==> flow/design.v <==
`timescale 1ns / 1ps
module IR(
	input[15:0] instr, 
	output[7:0] sub_instr,
	output[3:0] DR,
	output[3:0] SA,
	output[3:0] SB
   );
	assign sub_instr = instr[15:8];
	assign DR = instr[11:8];
	assign SA = instr[7:4];
	assign SB = instr[3:0];
endmodule
`timescale 1ns / 1ps
module Mux_8_4(
	input sel,
	input[3:0] D_in0, D_in1,
	output reg[3:0] D_out
	);
	always @ (sel, D_in0, D_in1) begin
		case(sel)
			1'b0:
				D_out <= D_in0;			
			1'b1:
				D_out <= D_in1;			
			default:
				D_out <= D_in0;
		endcase		
	end
endmodule
`timescale 1ns / 1ps
module Mux_32_16(
	input sel,
	input[15:0] D_in0, D_in1,
	output reg[15:0] D_out
	);
	always @ (sel, D_in0, D_in1) begin
		case(sel)
			1'b0:
				D_out <= D_in0;			
			1'b1:
				D_out <= D_in1;			
			default:
				D_out <= D_in0;
		endcase		
	end
endmodule
`timescale 1ns / 1ps
module Mux_48_16(
	input[1:0] sel,
	input[15:0] D_in0, D_in1, D_in2,
	output reg[15:0] D_out
	);
	always @ (sel, D_in0, D_in1, D_in2) begin
		case(sel)
			2'b00:
				D_out <= D_in0;			
			2'b01:
				D_out <= D_in1;			
			2'b10:
				D_out <= D_in2;
			default:
				D_out <= D_in0;
		endcase		
	end
endmodule
`timescale 1ns / 1ps
module ALU(
	input[15:0] A, B,
	input[3:0] sel,
	output reg V, C, N, Z,
	output reg[15:0] res
   );
	always @(*) begin
		C = 0;
		V = 0;
		case(sel)
			4'b0000: begin
				res = A + B;
				if (~(A[15] ^ B[15]) & (res[15] ^ A[15]))
					C = 1;
				else
					C = 0;
			end
			4'b0001: begin
				res = A - B;
				if (~(A[15] ^ B[15]) & (res[15] ^ A[15]))  
					V = 1;  
				else
					V = 0;
			end
			4'b0010:
				res = A & B;
			4'b0011:
				res = A | B;
			4'b0100:
				res = A ^ B;
			4'b0101:
				res = ~A;
			4'b0110:
				res = A << 1;
			4'b0111:
				res = A >> 1;
			default:
				res = A;
		endcase
		if (res == 0)
			Z = 1;
		else
			Z = 0;
		if (res[15] == 1)
			N = 1;
		else
			N = 0;
	end
endmodule
`timescale 1ns / 1ps
module Reg_File( 
    input clk, reset,
    input RW,
    input [3:0] AA, BA, DA,
	 input [15:0] D,
    output [15:0] A,
    output [15:0] B
    );
	integer i;
	reg[15:0] file[15:0];
	always @ (posedge clk) begin
	   if (reset) begin
        for (i = 0; i < 16; i = i + 1)
            file[i] <= 0;
		end
		else begin
			if (RW)
				file[DA] <= D;
			else
				file[DA] <= file[DA];
		end
	end
	assign A = file[AA];
	assign B = file[BA];
endmodule
`timescale 1ns / 1ps
module PC(
	input clk, reset,
	input[1:0] PS,
	input[15:0] bus_A,
	input[5:0] extend,
	output reg[5:0] out
	);
	always @ (posedge clk) begin
		if (reset)
			out = 6'b0;
		else begin
			case(PS)
				2'b00:
					out = out;
				2'b01:
					out = out + 1'b1;
				2'b10:
					out = out + extend;
				2'b11:
					out = bus_A[5:0];
				default:
					out = out;
			endcase
		end
	end
endmodule
`timescale 1ns / 1ps
module Control_Logic(
	input state,
	input[7:0] instr,
	input V, C, N, Z,  
	output reg NS, MW, RW, MD, ROM_enable, ASEL, enable_ram_read,
	output reg[1:0] PS, MB,
	output [3:0] FS
   );
	assign FS = instr[7:4];
	always @ (*) begin
		case (instr[7:4])
			4'b0000: begin
				NS <= 0;
				MW <= 0;
				RW <= 1;
				MD <= 0;
				PS <= 2'b01;
				MB <= 2'b00;
				ROM_enable <= 1;
				ASEL <= 0;
				enable_ram_read <= 0;
			end
			4'b0001: begin
				NS <= 0;
				MW <= 0;
				RW <= 1;
				MD <= 0;
				PS <= 2'b01;
				MB <= 2'b00;
				ROM_enable <= 1;
				ASEL <= 0;
				enable_ram_read <= 0;
			end
			4'b0010: begin
				NS <= 0;
				MW <= 0;
				RW <= 1;
				MD <= 0;
				PS <= 2'b01;
				MB <= 2'b00;
				ROM_enable <= 1;
				ASEL <= 0;
				enable_ram_read <= 0;
			end
			4'b0011: begin
				NS <= 0;
				MW <= 0;
				RW <= 1;
				MD <= 0;
				PS <= 2'b01;
				MB <= 2'b00;
				ROM_enable <= 1;
				ASEL <= 0;
				enable_ram_read <= 0;
			end
			4'b0100: begin
				NS <= 0;
				MW <= 0;
				RW <= 1;
				MD <= 0;
				PS <= 2'b01;
				MB <= 2'b00;
				ROM_enable <= 1;
				ASEL <= 0;
				enable_ram_read <= 0;
			end
			4'b0101: begin
				NS <= 0;
				MW <= 0;
				RW <= 1;
				MD <= 0;
				PS <= 2'b01;
				MB <= 2'b00;
				ROM_enable <= 1;
				ASEL <= 0;
				enable_ram_read <= 0;
			end
			4'b0110: begin
				NS <= 0;
				MW <= 0;
				RW <= 1;
				MD <= 0;
				PS <= 2'b01;
				MB <= 2'b00;
				ROM_enable <= 1;
				ASEL <= 0;
				enable_ram_read <= 0;
			end
			4'b0111: begin
				NS <= 0;
				MW <= 0;
				RW <= 1;
				MD <= 0;
				PS <= 2'b01;
				MB <= 2'b00;
				ROM_enable <= 1;
				ASEL <= 0;
				enable_ram_read <= 0;
			end
			4'b1000: begin
				NS <= 0;
				MW <= 0;
				RW <= 1;
				MD <= 0;
				PS <= 2'b01;
				MB <= 2'b01;
				ROM_enable <= 1;
				ASEL <= 0;
				enable_ram_read <= 0;
			end
			4'b1001: begin
				NS <= 0;
				MW <= 0;
				RW <= 1;
				MD <= 1;
				PS <= 2'b01;
				MB <= 2'b00;
				ROM_enable <= 1;
				ASEL <= 0;
				enable_ram_read <= 0;
			end
			4'b1010: begin
				NS <= 0;
				MW <= 1;
				RW <= 0;
				MD <= 1'b0;
				PS <= 2'b01;
				MB <= 2'b00;
				ROM_enable <= 1;
				ASEL <= 0;
				enable_ram_read <= 0;
			end
			4'b1011: begin
				if (state == 0) begin
					NS <= 1;
					MW <= 0;
					RW <= 0;
					MD <= 1'b0;
					if (Z)
						PS <= 2'b10;
					else
						PS <= 2'b00;
					MB <= 2'b00;
					ROM_enable <= 0;
					ASEL <= 1;
					enable_ram_read <= 0;
				end
				else begin
					NS <= 0;
					MW <= 0;
					RW <= 0;
					MD <= 1'b0;
					PS <= 2'b01;
					MB <= 2'b00;
					ROM_enable <= 1;
					ASEL <= 0;
					enable_ram_read <= 0;
				end
			end
			4'b1100: begin
				if (state == 0) begin
					NS <= 1;
					MW <= 0;
					RW <= 0;
					MD <= 1'b0;
					if (Z)
						PS <= 2'b00;
					else
						PS <= 2'b10;
					MB <= 2'b00;
					ROM_enable <= 0;
					ASEL <= 1;
					enable_ram_read <= 0;
				end
				else begin
					NS <= 0;
					MW <= 0;
					RW <= 0;
					MD <= 1'b0;
					PS <= 2'b01;
					MB <= 2'b00;
					ROM_enable <= 1;
					ASEL <= 0;
					enable_ram_read <= 0;
				end
			end
			4'b1101: begin
				if (state == 0) begin
					NS <= 1;
					MW <= 0;
					RW <= 1;
					MD <= 1'b0;
					PS <= 2'b10;
					MB <= 2'b10;
					ROM_enable <= 0;
					ASEL <= 0;
					enable_ram_read <= 0;
				end
				else begin
					NS <= 0;
					MW <= 0;
					RW <= 0;
					MD <= 1'b0;
					PS <= 2'b01;
					MB <= 2'b00;
					ROM_enable <= 1;
					ASEL <= 0;
					enable_ram_read <= 0;
				end
			end
			4'b1110: begin
				if (state == 0) begin
					NS <= 1;
					MW <= 0;
					RW <= 0;
					MD <= 1'b0;
					PS <= 2'b10;
					MB <= 2'b00;
					ROM_enable <= 0;
					ASEL <= 0;
					enable_ram_read <= 0;
				end
				else begin
					NS <= 0;
					MW <= 0;
					RW <= 0;
					MD <= 1'b0;
					PS <= 2'b01;
					MB <= 2'b00;
					ROM_enable <= 1;
					ASEL <= 0;
					enable_ram_read <= 0;
				end
			end
			4'b1111: begin  
				if (instr[3:0] == 0) begin
					if (state == 0) begin
						NS <= 1;
						MW <= 0;
						RW <= 0;
						MD <= 1'b0;
						PS <= 2'b11;
						MB <= 2'b00;
						ROM_enable <= 0;
						ASEL <= 0;
						enable_ram_read <= 0;
					end
					else begin
						NS <= 0;
						MW <= 0;
						RW <= 0;
						MD <= 1'b0;
						PS <= 2'b01;
						MB <= 2'b00;
						ROM_enable <= 1;
						ASEL <= 0;
						enable_ram_read <= 0;
					end
				end
				else begin
					NS <= 0;
					MW <= 0;
					RW <= 0;
					MD <= 1'b0;
					PS <= 2'b00;
					MB <= 2'b00;
					ROM_enable <= 0;
					ASEL <= 0;
					enable_ram_read <= 1;
				end
			end
			default: begin
				NS <= 0;
				MW <= 0;
				RW <= 0;
				MD <= 0;
				PS <= 2'b00;
				MB <= 2'b00;
				ROM_enable <= 0;
				ASEL <= 0;
				enable_ram_read <= 0;
			end
		endcase
	end
endmodule
`timescale 1ns / 1ps
module Controller(
	input clk, V, C, N , Z, reset,
	input[15:0] bus_A, ROM_data,
	output MD, RW, MW, ROM_enable, ASEL, enable_ram_read,
	output[1:0] MB,
	output[3:0] FS, DR, SA, SB,
	output[5:0] PC,
	output[15:0] imdt
   );
	wire[1:0] PS_wire;
	wire[7:0] sub_instr_wire;
	wire[3:0] SA_wire, SB_wire;
	wire[5:0] SA_SB_wire;
	wire state_reg_wire_in;
	wire state_reg_wire_out;
	assign SA_SB_wire[3:0] = SB_wire;
	assign SA_SB_wire[5:4] = SA_wire[1:0];
	assign imdt[15:8] = 8'b0;
	assign imdt[7:4] = SA_wire;
	assign imdt[3:0] = SB_wire;
	assign SA = SA_wire;
	assign SB = SB_wire;
	PC PC0(.clk (clk), .reset (reset), .PS (PS_wire), .bus_A (bus_A), .extend (SA_SB_wire), .out (PC));
	IR IR0(.instr (ROM_data), .sub_instr (sub_instr_wire), .DR (DR), .SA (SA_wire), .SB (SB_wire));
	Control_Logic Control_Logic0(.state (state_reg_wire_out), .instr (sub_instr_wire), .V (V), .C (C),
	.N (N), .Z (Z), .NS (state_reg_wire_in), .MW (MW), .RW (RW), .MD (MD), .PS (PS_wire), .MB (MB),
	.FS (FS), .ROM_enable (ROM_enable), .ASEL (ASEL), .enable_ram_read (enable_ram_read));
	reg state_reg;
	assign state_reg_wire_out = state_reg;
	always @ (posedge clk) begin
		if (reset)
			state_reg <= 1'b0;
		else
			state_reg <= state_reg_wire_in;
	end
endmodule
`timescale 1ns / 1ps
module Datapath(
	input clk, MD, RW, reset, ASEL,
	input[1:0] MB,
	input[3:0] FS, SA, DR, BA,
	input[5:0] PC,
	input[15:0] imdt, RAM_data_out,
	output V, C, N, Z,
	output[15:0] A_out, B_out
	);
	wire[3:0] AA_wire;
	wire[15:0] bus_A, bus_B, F_out, Mux_D_Mux_B_wire, File_D_in_wire, PC_zeroed;
	assign A_out = bus_A;
	assign B_out = bus_B;
	assign PC_zeroed[15:6] = 10'b0;
	assign PC_zeroed[5:0] = PC;
	ALU ALU0 (.A (bus_A), .B (bus_B), .sel (FS), .V (V), .C (C), .N (N), .Z (Z), .res (F_out));
	Reg_File Reg_File0 (.clk (clk), .reset (reset), .RW (RW), .AA (AA_wire), .BA (BA), .DA (DR), .D (File_D_in_wire), .A (bus_A), .B (bus_B));
	Mux_8_4 Mux_A (.sel (ASEL), .D_in0 (SA), .D_in1 (DR), .D_out (AA_wire));
	Mux_32_16 Mux_D (.sel (MD), .D_in0 (F_out), .D_in1 (RAM_data_out), .D_out (Mux_D_Mux_B_wire));
	Mux_48_16 Mux_B (.sel (MB), .D_in0 (Mux_D_Mux_B_wire), .D_in1 (imdt), .D_in2 (PC_zeroed), .D_out (File_D_in_wire));
endmodule
`timescale 1ns / 1ps
module CPU_16_Bit_RISC(
    input clk, reset,  
	 input[15:0] data_from_rom,  
	 output enable_to_rom, write_enable_to_ram, read_enable_to_ram, enable_ram_read, 
	 output[5:0] address_to_rom, address_to_ram,
	 output[15:0] data_ram_out,
	 input[15:0] data_ram_in,
	 input btn_press	
	 );
	wire V, C, N, Z , MD, RW, MW, ASEL;
	wire[1:0] MB;
	wire[3:0] FS, DR, SA, SB;
	wire[5:0] PC_out;
	wire[15:0] bus_A, ROM_data, imdt;
	Controller Controller0(.clk (clk), .V (V), .C (C), .N (N), .Z (Z), .bus_A (bus_A), 
	.ROM_data (data_from_rom), .MD (MD), .RW (RW), .MW (MW), .MB (MB), .FS (FS), .DR (DR), .SA (SA),
	.SB (SB), .reset (reset), .PC (PC_out), .imdt (imdt), .ROM_enable (enable_to_rom), .ASEL (ASEL), .enable_ram_read(enable_ram_read));
	Datapath Datapath0 (.clk (clk), .reset (reset), .MD (MD), .MB (MB), .RW (RW), .FS (FS), .SA (SA), .DR (DR), .BA (SB), 
	.PC (PC_out), .imdt (imdt), .RAM_data_out (data_ram_in), .V (V), .C (C), .N (N), .Z (Z),
	.A_out (bus_A), .B_out (data_ram_out), .ASEL (ASEL));
	assign write_enable_to_ram = MW;
	assign read_enable_to_ram = ~MW;
	assign address_to_rom = PC_out;
	assign address_to_ram = bus_A[5:0];
endmodule
---- Step by step through the tools: CPU_16_Bit_RISC ----
Tool output for the design above, in the order of the flow.
Line numbers count from 1 in the design file above.
Library cell names are shortened.
A cell with -- has no value.
inputs
  top ..................................... CPU_16_Bit_RISC
  clock ................................... clk
  standard-cell library ................... sky130hd
  library corner .......................... tt_025C_1v80

---- Word-level counts ----
Yosys after proc, flatten, opt, wreduce and memory -nomap, before mapping. Memory bits, and registers merged into a memory's read port (data or address), are not among the register bits. Print and check cells are not counted. Equal cells are merged and count once.
Memory sizes are those after Yosys's memory passes, which may raise the word count (mostly to a power of two), join words into wider ones and drop unused or constant bits.
word-level totals
  cells after elaboration ................. 90
  memory bits (writable) .................. 256
  latch bits .............................. 0
  memory cells ............................ 1
  register bits after elaboration ......... 7
  bits in read-only memories .............. 0
  output and inout bits ................... 32
memories
  memory                    depth  width  RTL line  RTL
  Datapath0.Reg_File0.file  16     16     127       reg[15:0] file[15:0];
operators by class
  divide/modulo/power cells ............... 0
  muxes and demuxes ....................... 38
  add/subtract/negate cells ............... 4
  shifts and indexed selects .............. 0
  $lt $le $gt $ge ......................... 0
  bitwise operators ....................... 8
  reductions and logical operators ........ 16
  equal/unequal tests ..................... 21
  $mul .................................... 0
operator list
  operator                                      number
  case mux 16 bit (select 8 bit)                1
  two-way mux 16 bit                            5
  case mux 16 bit (select 2 bit)                2
  OR reduction 15 bit                           3
  equality test 4 bit with constant B           8
  OR reduction 14 bit                           2
  case mux 6 bit (select 3 bit)                 1
  adder 16 bit                                  1
  subtractor 16 bit                             1
  AND 16 bit                                    1
  OR 16 bit                                     1
  XOR 16 bit                                    1
  inverter 16 bit                               1
  logical NOT 16 bit                            1
  equality test 4 x 3 -> 1 bit with constant B  4
  two-way mux 2 bit                             8
  OR reduction 11 bit                           1
  two-way mux 1 bit                             11
  OR reduction 10 bit                           1
  case mux 2 bit (select 5 bit)                 1
  case mux 1 bit (select 3 bit)                 3
  equality test 4 x 2 -> 1 bit with constant B  2
  logical NOT 4 bit                             2
  case mux 4 bit (select 2 bit)                 1
  case mux 1 bit (select 2 bit)                 4
  equality test 2 bit with constant B           3
  adder 6 x 1 -> 6 bit with constant B          1
  adder 6 bit                                   1
Not listed: further kinds 11, cells in them 15.

---- Depth ----
Yosys ltp: most cells in a row. Word level: on the elaborated netlist, between registers, memories and ports. Mapped: between sequential cells and ports; inverters and the memories' decode and read muxes count.
depth
  depth in word-level cells ............... 9
  ABC_AREA ................................ 0
  gate-level depth with buffers ........... 38

---- Synthesis result ----
Source: synth_stat.txt of the flow (Yosys; design flattened, memories mapped). It holds for the ABC_AREA given above (unset counts as 0); a run with the other value may have another netlist.
synthesis totals
  buffer cells ............................ 131
  cell area after synthesis ............... 17673.2 um2
  cells in the netlist .................... 1642
  flip-flop cells ......................... 263
cells by type
  cell      number
  edfxtp_1  256
  mux4_2    76
  nor2_1    311
  mux2i_1   71
  ha_1      54
  nand2_1   117
  clkbuf_1  80
  a21oi_1   44
  xnor2_1   25
  a22oi_1   29
  o211ai_1  29
  nand2b_1  33
  a211o_1   22
  o31ai_1   25
  inv_1     49
  o21ai_0   36
  o22ai_1   26
  mux2_2    13
Not listed: further types 82, cells in them 346.
By module: a second synthesis without flattening, with its own total; a netlist apart from the flattened one above.
unflattened totals
  cell total of the unflattened synthesis .. 1552
  area total of the unflattened synthesis .. 18479.0 um2
Each row is one instance without its submodules.
by module
  module           instances  area (um2)  cells
  Reg_File         1          13414.1     859
  ALU              1          3203.1      464
  PC               1          589.3       71
  Mux_48_16        1          419.2       59
  Mux_32_16        1          249.0       18
  Control_Logic    1          244.0       36
  Controller       1          157.7       19
  IR               1          150.1       20
  Mux_8_4          1          45.0        4
  CPU_16_Bit_RISC  1          3.8         1
  Datapath         1          3.8         1

---- Timing after synthesis ----
OpenSTA on the mapped netlist: ideal clock, no wires. The path of least setup slack (recovery checks aside). Input and output delay are each 20% of the period. Register names are those of the netlist, which keeps one name where synthesis merged equal registers.
timing path post-synthesis
  path kind ............................... input port to flip-flop
  start ................................... input data_from_rom[0]
  end ..................................... register Controller0.PC0.out[5]
  setup slack ............................. 0.493 ns
  path delay .............................. 7.507 ns
  required time ........................... 9.883 ns
  period .................................. 10.0 ns
  input delay ............................. 2.000 ns
  data arrival time ....................... 9.390 ns
  stages .................................. 33
  period reached after synthesis .......... 9.507 ns
"path delay" is the arrival time less input delay plus setup time.
"stages" counts driving pins, that of a launching flip-flop among them; a cell with two outputs on the path counts twice.
"period reached after synthesis" is the clock period less the worst setup slack; recovery checks do not enter. This is arithmetic on one report: input and output delays are still those of the set period (20% each).
Between the ends stands the longest chain of elaborated cells between them, by number of cells; it is not shown to be the way that was timed. Of several equally long chains one is given.
Each line given opens the expression or statement behind the cell; cells for indexed reads and writes are added by Yosys, which also makes memories of some case tables.
The chain passes a memory read, where the word-level depth is cut; so it can be longer than that depth.
A register here has more assigning lines than the two given.
on the way, post-synthesis
  cells stage by stage .................... buf_1 > buf_2 > clkbuf_1 > mux4_2 > mux4_2 > inv_1 > nand3_1 > o21ai_0 > xnor2_1 > ha_1 > a21oi_1 > o21ai_0 > or2_2 > o2111ai_1 > a21oi_1 > o21ai_0 > a32oi_1 > a2111oi_2 > nand4b_1 > or4_1 > a22o_1 > and3_1 > ha_1 > a21o_1 > a21oi_1 > o21bai_1 > a21oi_1 > xnor2_1 > and3_1 > nand2_1 > nor4_1 > nor2_1 > a32o_1
  length of the longest elaborated chain .. 10
  elaborated cells between the ends (all ways) .. 20
  classes of those cells .................. add/sub (3); eq/ne (3); mux (8); logic (3); reduce/logical (2); memory (1)
RTL lines, path post-synthesis
  element                         RTL line  RTL
  start, declared                 518       input[15:0] data_from_rom,
  memory read (16 x 16 bit)       127       reg[15:0] file[15:0];
  subtractor 16 bit               86        res = A - B;
  case mux 16 bit (select 8 bit)  77        case(sel)
  logical NOT 16 bit              107       if (res == 0)
  two-way mux 1 bit               107
  two-way mux 2 bit               336       if (Z)
  two-way mux 2 bit               331       if (state == 0) begin
  case mux 2 bit (select 5 bit)   181       case (instr[7:4])
  equality test 2 bit             155       case(PS)
  case mux 6 bit (select 3 bit)   155
  end, assigned                   157       out = out;
  end, assigned                   159       out = out + 1'b1;
  end, declared                   149       output reg[5:0] out

---- Path in the finished layout ----
Path of least setup slack in the final report of stored run 1 (OpenROAD, finished layout, wires in). Where an end is a register, its clock arrival counts in the times.
timing path post-layout
  path kind ............................... input port to flip-flop
  start ................................... input data_from_rom[14]
  end ..................................... register Controller0.PC0.out[5]
  input delay ............................. 1.39 ns
  period .................................. 6.96 ns
  setup slack ............................. -1.25 ns
  required time ........................... 7.43 ns
  data arrival time ....................... 8.68 ns
  stages .................................. 40
Between the ends stands the longest chain of elaborated cells between them, by number of cells; it is not shown to be the way that was timed. Of several equally long chains one is given.
The chain passes a memory read, where the word-level depth is cut; so it can be longer than that depth.
A register here has more assigning lines than the two given.
on the way, post-layout
  cells stage by stage .................... buf_8 > buf_6 > nor3b_4 > buf_6 > buf_6 > o211ai_1 > o21ai_2 > buf_4 > mux4_2 > and2_4 > o311a_4 > inv_4 > ha_4 > fa_2 > nor2b_2 > o21a_1 > o21ai_2 > nand2_1 > [4 not listed] > o22ai_2 > buf_4 > nand4_2 > buf_6 > or4_4 > a22o_1 > and3_1 > ha_1 > a21o_1 > a21oi_2 > o21bai_1 > a21oi_1 > xnor2_1 > and3_4 > nand2_4 > nor4_4 > nor2_1 > a32o_1
  length of the longest elaborated chain .. 15
  elaborated cells between the ends (all ways) .. 43
  classes of those cells .................. add/sub (2); eq/ne (18); mux (10); logic (5); reduce/logical (7); memory (1)
RTL lines, path post-layout
  element                         RTL line  RTL
  start, declared                 518       input[15:0] data_from_rom,
  equality test 4 bit             181       case (instr[7:4])
  OR reduction 14 bit             --
  case mux 1 bit (select 2 bit)   181
  inverter 1 bit                  21        case(sel)
  case mux 4 bit (select 2 bit)   21
  memory read (16 x 16 bit)       127       reg[15:0] file[15:0];
  subtractor 16 bit               86        res = A - B;
  case mux 16 bit (select 8 bit)  77        case(sel)
  logical NOT 16 bit              107       if (res == 0)
  two-way mux 1 bit               107
  two-way mux 2 bit               336       if (Z)
  two-way mux 2 bit               331       if (state == 0) begin
  case mux 2 bit (select 5 bit)   181
  equality test 2 bit             155       case(PS)
  case mux 6 bit (select 3 bit)   155
  end, assigned                   157       out = out;
  end, assigned                   159       out = out + 1'b1;
  end, declared                   149       output reg[5:0] out

==> results <==
Measured data: module CPU_16_Bit_RISC, platform sky130hd, 4 stored runs of the flow under differing settings, order arbitrary. Input and output delays are each 20% of the period that was set; the output load is 0.01 pF.
"achieved clock period" is the run's clock period less its worst setup slack. It is reckoned from that one timing run; input and output delays stay at 20% of the period that was set.
"allowed time less slack (worst setup path)" = time allowed to the worst setup path (clock period - input delay - output delay, where it has them) - its slack; a late launch clock adds to it, a late capture clock takes from it.
By "power" is meant OpenSTA's value without simulated activity: inputs other than the clock are taken to toggle once in ten clock periods, and the tool carries that through the logic.

---- stored run 1 ----
settings
  period_ns = 6.96
  CAP_MARGIN = 20
  CORE_MARGIN = 2
  CORE_UTILIZATION = 40
  SLEW_MARGIN = 20
results
  post-route worst hold slack ............. 0.547 ns
  worst setup slack after layout .......... -1.245 ns
  area inside the die boundary ............ 45879.5 um2
  achieved clock period ................... 8.205 ns
  total negative slack .................... -4.493 ns
  chip area in the Yosys report ........... 17673.2 um2
  utilization ............................. 0.561
  power ................................... 5400 uW
  standard-cell area after layout ......... 24626.1 um2
  allowed time less slack (worst setup path) .. 6.81 ns
  worst path kind ......................... input port to flip-flop

---- stored run 2 ----
settings
  CELL_PAD_IN_SITES_GLOBAL_PLACEMENT = 3
  CTS_CLUSTER_DIAMETER = 263
  CTS_CLUSTER_SIZE = 79
  GPL_ROUTABILITY_DRIVEN = 0
  GPL_TIMING_DRIVEN = 1
  MIN_ROUTING_LAYER = met2
  PLACE_DENSITY_LB_ADDON = 0.19
  SLEW_MARGIN = 30
  TNS_END_PERCENT = 45
  period_ns = 12.1
  CAP_MARGIN = 20
  CORE_MARGIN = 2
  CORE_UTILIZATION = 40
results
  post-route worst hold slack ............. 0.585 ns
  worst setup slack after layout .......... 0.400 ns
  area inside the die boundary ............ 45879.5 um2
  achieved clock period ................... 11.700 ns
  total negative slack .................... 0.000 ns
  chip area in the Yosys report ........... 17673.2 um2
  utilization ............................. 0.443
  power ................................... 2287 uW
  standard-cell area after layout ......... 19468.7 um2
  allowed time less slack (worst setup path) .. 9.28 ns
  worst path kind ......................... input port to flip-flop

---- stored run 3 ----
settings
  CELL_PAD_IN_SITES_DETAIL_PLACEMENT = 1
  CELL_PAD_IN_SITES_GLOBAL_PLACEMENT = 2
  CORE_UTILIZATION = 49
  CTS_CLUSTER_SIZE = 69
  GPL_ROUTABILITY_DRIVEN = 1
  HOLD_SLACK_MARGIN = 0.05
  MIN_ROUTING_LAYER = met2
  PLACE_DENSITY_LB_ADDON = 0.05
  SETUP_SLACK_MARGIN = 1.52
  SLEW_MARGIN = 20
  period_ns = 7.17
  CAP_MARGIN = 20
  CORE_MARGIN = 2
results
  not finished: routing ended with error GRT-0232

---- stored run 4 ----
settings
  CTS_CLUSTER_DIAMETER = 263
  CTS_CLUSTER_SIZE = 79
  GPL_ROUTABILITY_DRIVEN = 0
  GPL_TIMING_DRIVEN = 1
  HOLD_SLACK_MARGIN = 0.02
  MIN_ROUTING_LAYER = met2
  PLACE_DENSITY_LB_ADDON = 0.19
  TNS_END_PERCENT = 45
  period_ns = 12.1
  CAP_MARGIN = 20
  CORE_MARGIN = 2
  CORE_UTILIZATION = 40
  SLEW_MARGIN = 20
results
  post-route worst hold slack ............. 0.585 ns
  worst setup slack after layout .......... 0.422 ns
  area inside the die boundary ............ 45879.5 um2
  achieved clock period ................... 11.678 ns
  total negative slack .................... 0.000 ns
  chip area in the Yosys report ........... 17673.2 um2
  utilization ............................. 0.442
  power ................................... 2267 uW
  standard-cell area after layout ......... 19402.4 um2
  allowed time less slack (worst setup path) .. 9.26 ns
  worst path kind ......................... input port to flip-flop
